==> flow/design.v <==
module MAC_Unit #(parameter WIDTH=32) (
    input logic clk,
    input logic reset,
    input  logic [WIDTH-1:0] a,
    input  logic [WIDTH-1:0] b,
    output logic [WIDTH*2-1:0] result
);
    logic [WIDTH-1:0] a_reg, b_reg;
    logic [WIDTH*2-1:0] mult_result;  
    always_ff@(posedge clk or posedge reset) begin
        if (reset) begin
            a_reg <= '0;
            b_reg <= '0;
            mult_result <= '0;
            result <= '0;
        end else begin
            a_reg <= a;
            b_reg <= b;
            mult_result <= a_reg * b_reg;  
            result <= mult_result + result;  
        end 
    end
endmodule
* Step by step through the tools: MAC_Unit
Tool output for the design above, in the order of the flow.
Lines are those of the file above, counted from 1.
The mark n/a stands for no value.
- Top module :: MAC_Unit
- Clock port :: clk
- Cell library :: sky130hd
- Corner :: tt_025C_1v80

* Word-level counts
Yosys after proc, flatten, opt, wreduce and memory -nomap, before mapping. Enables and synchronous resets that opt folds into registers are not counted as muxes. Memory bits, and registers merged into a memory's read port (data or address), are not among the register bits. Print and check cells are not counted. Equal cells are merged and count once.
- Output and inout port bits :: 64
- Bits of input ports :: 66
- Register bits :: 192
- Cells after elaboration :: 6
- $add $sub $neg :: 1
- $mul :: 1
** Operators by type and width (number)
- multiplier 32 x 32 -> 64 bit :: 1
- adder 64 bit :: 1

* Logic depth
Depth = most cells in a row (Yosys ltp): at word level without a register or memory, in the mapped netlist without a sequential cell, where the memories' decode and read muxes count.
- Depth after elaboration :: 1
- ABC_AREA :: 0
- Mapped depth :: 30
- Mapped depth without buffers :: 28

* Synthesis result
The flow's flattened synthesis, as Yosys stat reports it; memories are mapped. The netlist is that of the ABC_AREA named above (0 if unset); the other value can give another one.
** Cells by type
- sky130_fd_sc_hd__fa_1 :: number 897, total area 1.8E+04 µm²
- sky130_fd_sc_hd__dfrtp_1 :: number 192, total area 4.8E+03 µm²
- sky130_fd_sc_hd__ha_1 :: number 326, total area 4.08E+03 µm²
- sky130_fd_sc_hd__and2_1 :: number 637, total area 3.99E+03 µm²
- sky130_fd_sc_hd__inv_1 :: number 921, total area 3.46E+03 µm²
- sky130_fd_sc_hd__nand2_1 :: number 500, total area 1876.8 µm²
- sky130_fd_sc_hd__clkbuf_1 :: number 222, total area 833.299 µm²
- sky130_fd_sc_hd__xnor2_1 :: number 75, total area 656.88 µm²
- sky130_fd_sc_hd__a21oi_1 :: number 131, total area 655.629 µm²
- sky130_fd_sc_hd__a21o_1 :: number 84, total area 630.605 µm²
- sky130_fd_sc_hd__xor2_1 :: number 49, total area 429.162 µm²
- sky130_fd_sc_hd__o21ai_0 :: number 50, total area 250.24 µm²
- sky130_fd_sc_hd__nor2_1 :: number 63, total area 236.477 µm²
- sky130_fd_sc_hd__o21bai_1 :: number 28, total area 210.202 µm²
- sky130_fd_sc_hd__a31oi_1 :: number 21, total area 131.376 µm²
- sky130_fd_sc_hd__o21ai_1 :: number 25, total area 125.12 µm²
- sky130_fd_sc_hd__nand4_1 :: number 18, total area 112.608 µm²
- sky130_fd_sc_hd__and3_1 :: number 17, total area 106.352 µm²
Other cell types: 58; their cells: 176.
- Cell count :: 4432
- Sequential area :: 4804.6 µm²
- Buffers :: 227
- Flip-flop cells :: 192
- Synthesis area :: 41962.7 µm²

* Worst setup path after synthesis
OpenSTA on the mapped netlist: ideal clock, no wires. The path of least setup slack (recovery checks aside). Input and output delay are each 20% of the period. Register names are those of the netlist, which keeps one name where synthesis merged equal registers.
- Path type :: register to register
- Start :: register a_reg[20]
- End :: register mult_result[59]
- Time at the first pin :: 0 ps
- Arrival time :: 7091 ps
- Required time :: 8875 ps
- Delay of the path :: 7216 ps
- Stages on the path :: 27
- Buffers on the path :: 2
- Setup slack :: 1784 ps
- Period :: 9000 ps
- Library setup time :: 125 ps
- Period reached after synthesis :: 7216 ps
"delay of the path" = arrival - input delay + setup time.
"stages on the path" counts driving pins, that of a launching flip-flop among them; a cell with two outputs on the path counts twice.
"period reached after synthesis" is the clock period less the worst setup slack; recovery checks do not enter. This is arithmetic on one report: input and output delays are still those of the set period (20% each).
Between the ends stands the longest chain of elaborated cells between them, by number of cells; it is not shown to be the way that was timed. Of several equally long chains one is given.
Each line given opens the expression or statement behind the cell; cells for indexed reads and writes are added by Yosys, which also makes memories of some case tables.
- Cells stage by stage :: sky130_fd_sc_hd__dfrtp_1 -> sky130_fd_sc_hd__clkbuf_1 -> sky130_fd_sc_hd__and2_1 -> sky130_fd_sc_hd__fa_1 -> sky130_fd_sc_hd__fa_1 -> sky130_fd_sc_hd__inv_1 -> sky130_fd_sc_hd__fa_1 -> sky130_fd_sc_hd__fa_1 -> sky130_fd_sc_hd__inv_1 -> sky130_fd_sc_hd__fa_1 -> sky130_fd_sc_hd__fa_1 -> sky130_fd_sc_hd__fa_1 -> sky130_fd_sc_hd__inv_1 -> sky130_fd_sc_hd__fa_1 -> sky130_fd_sc_hd__inv_1 -> sky130_fd_sc_hd__ha_1 -> sky130_fd_sc_hd__buf_2 -> sky130_fd_sc_hd__a21oi_1 -> sky130_fd_sc_hd__o21ai_1 -> sky130_fd_sc_hd__nor2_1 -> sky130_fd_sc_hd__a21oi_1 -> sky130_fd_sc_hd__o41ai_4 -> sky130_fd_sc_hd__o41ai_2 -> sky130_fd_sc_hd__a211oi_2 -> sky130_fd_sc_hd__o21ai_1 -> sky130_fd_sc_hd__a221oi_2 -> sky130_fd_sc_hd__xnor2_1
- Length of the longest elaborated chain :: 1
- Elaborated cells between the ends (all ways) :: 1
- Source lines of those cells :: 1
- Classes of those cells :: 1 x mul
** Ends and longest elaborated chain, after synthesis
- start, declared :: RTL line 8 : logic [WIDTH-1:0] a_reg, b_reg;
- start, assigned :: RTL line 12 : a_reg <= '0;
- start, assigned :: RTL line 17 : a_reg <= a;
- multiplier 32 x 32 -> 64 bit :: RTL line 19 : mult_result <= a_reg * b_reg;
- end, assigned :: RTL line 14 : mult_result <= '0;
- end, assigned :: RTL line 19
- end, declared :: RTL line 9 : logic [WIDTH*2-1:0] mult_result;

* Path in the finished layout
From the final timing report of record 1: the path of least setup slack in the routed layout; clock arrival at registers is part of the times.
The report prints the path's times to 10 ps; the period is as set.
- Path type :: register to register
- Start :: register a_reg[12]
- End :: register mult_result[59]
- Required time :: 9250 ps
- Buffers on the path :: 1
- Setup slack :: 430 ps
- Stages on the path :: 26
- Time at the first pin :: 550 ps
- Period :: 8790 ps
- Arrival time :: 8820 ps
- Library setup time :: 80 ps
Between the ends stands the longest chain of elaborated cells between them, by number of cells; it is not shown to be the way that was timed. Of several equally long chains one is given.
- Cells stage by stage :: sky130_fd_sc_hd__dfrtp_1 -> sky130_fd_sc_hd__and2_1 -> sky130_fd_sc_hd__fa_1 -> sky130_fd_sc_hd__fa_1 -> sky130_fd_sc_hd__fa_1 -> sky130_fd_sc_hd__inv_1 -> sky130_fd_sc_hd__fa_1 -> sky130_fd_sc_hd__inv_1 -> sky130_fd_sc_hd__fa_1 -> sky130_fd_sc_hd__inv_1 -> sky130_fd_sc_hd__fa_1 -> sky130_fd_sc_hd__inv_1 -> sky130_fd_sc_hd__fa_1 -> sky130_fd_sc_hd__fa_1 -> sky130_fd_sc_hd__ha_1 -> sky130_fd_sc_hd__a21oi_1 -> sky130_fd_sc_hd__o21ai_1 -> sky130_fd_sc_hd__a211oi_1 -> sky130_fd_sc_hd__o21ai_1 -> sky130_fd_sc_hd__o41ai_4 -> sky130_fd_sc_hd__o41ai_2 -> sky130_fd_sc_hd__buf_4 -> sky130_fd_sc_hd__a211oi_2 -> sky130_fd_sc_hd__o21ai_1 -> sky130_fd_sc_hd__a221oi_2 -> sky130_fd_sc_hd__xnor2_1
- Length of the longest elaborated chain :: 1
- Elaborated cells between the ends (all ways) :: 1
- Source lines of those cells :: 1
- Classes of those cells :: 1 x mul
** Ends and longest elaborated chain, after layout
- start, declared :: RTL line 8 : logic [WIDTH-1:0] a_reg, b_reg;
- start, assigned :: RTL line 12 : a_reg <= '0;
- start, assigned :: RTL line 17 : a_reg <= a;
- multiplier 32 x 32 -> 64 bit :: RTL line 19 : mult_result <= a_reg * b_reg;
- end, assigned :: RTL line 14 : mult_result <= '0;
- end, assigned :: RTL line 19
- end, declared :: RTL line 9 : logic [WIDTH*2-1:0] mult_result;

Ticket comment

Below are 4 stored runs of the flow (Yosys, OpenROAD; platform sky130hd) on MAC_Unit, each with its settings and what was measured, unordered. Constraints: input delay and output delay 20% of the set period each, output load 0.01 pF.
"period reached" is the run's clock period less its worst setup slack. It is reckoned from that one timing run; input and output delays stay at 20% of the period that was set.
"allowed time less slack (worst setup path)": the worst setup path's part of the clock period (all of it between registers, 20% less for each end at a port) less its slack. A launch clock that arrives late makes it longer, a capture clock that arrives late makes it shorter.
"allowed time less slack (worst setup path)" is given in steps of 10 ps.

** Record 1
- Settings :: CORE_UTILIZATION=40; period_ns=8.79; CAP_MARGIN=20; CORE_MARGIN=2; SLEW_MARGIN=20
- Synthesized cell area :: 41962.7 µm²
- Die size :: 107515.0 µm²
- Standard-cell area after layout :: 45693.8 µm²
- Post-layout utilization :: 44.0 %
- Worst setup slack after layout :: 430 ps
- Summed negative setup slack :: 0 ps
- Post-route worst hold slack :: 465 ps
- Period reached :: 8360 ps
- Allowed time less slack (worst setup path) :: 8360 ps
- Worst path kind :: register to register

** Record 2
- Settings :: ABC_AREA=1; CAP_MARGIN=5; CELL_PAD_IN_SITES_DETAIL_PLACEMENT=2; CELL_PAD_IN_SITES_GLOBAL_PLACEMENT=1; CORE_ASPECT_RATIO=0.69; CORE_MARGIN=6; CTS_CLUSTER_DIAMETER=249; PLACE_DENSITY_LB_ADDON=0.1; SLEW_MARGIN=35; TNS_END_PERCENT=25; period_ns=9.19; CORE_UTILIZATION=40
- Synthesized cell area :: 46927.5 µm²
- Die size :: 125825.0 µm²
- Standard-cell area after layout :: 50769.9 µm²
- Post-layout utilization :: 44.0 %
- Worst setup slack after layout :: 1332 ps
- Summed negative setup slack :: 0 ps
- Post-route worst hold slack :: 475 ps
- Period reached :: 7858 ps
- Allowed time less slack (worst setup path) :: 7860 ps
- Worst path kind :: register to register

** Record 3
- Settings :: CORE_UTILIZATION=40; period_ns=9.0; CAP_MARGIN=20; CORE_MARGIN=2; SLEW_MARGIN=20
- Synthesized cell area :: 41962.7 µm²
- Die size :: 107515.0 µm²
- Standard-cell area after layout :: 45673.8 µm²
- Post-layout utilization :: 44.0 %
- Worst setup slack after layout :: 320 ps
- Summed negative setup slack :: 0 ps
- Post-route worst hold slack :: 478 ps
- Period reached :: 8680 ps
- Allowed time less slack (worst setup path) :: 8680 ps
- Worst path kind :: register to register

** Record 4
- Settings :: ABC_AREA=1; CAP_MARGIN=5; CELL_PAD_IN_SITES_DETAIL_PLACEMENT=2; CELL_PAD_IN_SITES_GLOBAL_PLACEMENT=1; CORE_ASPECT_RATIO=0.92; CORE_MARGIN=6; PLACE_DENSITY_LB_ADDON=0.1; SLEW_MARGIN=35; period_ns=9.0; CORE_UTILIZATION=40
- Synthesized cell area :: 46927.5 µm²
- Die size :: 125690.0 µm²
- Standard-cell area after layout :: 50865.0 µm²
- Post-layout utilization :: 44.1 %
- Worst setup slack after layout :: 934 ps
- Summed negative setup slack :: 0 ps
- Post-route worst hold slack :: 546 ps
- Period reached :: 8066 ps
- Allowed time less slack (worst setup path) :: 8070 ps
- Worst path kind :: register to register
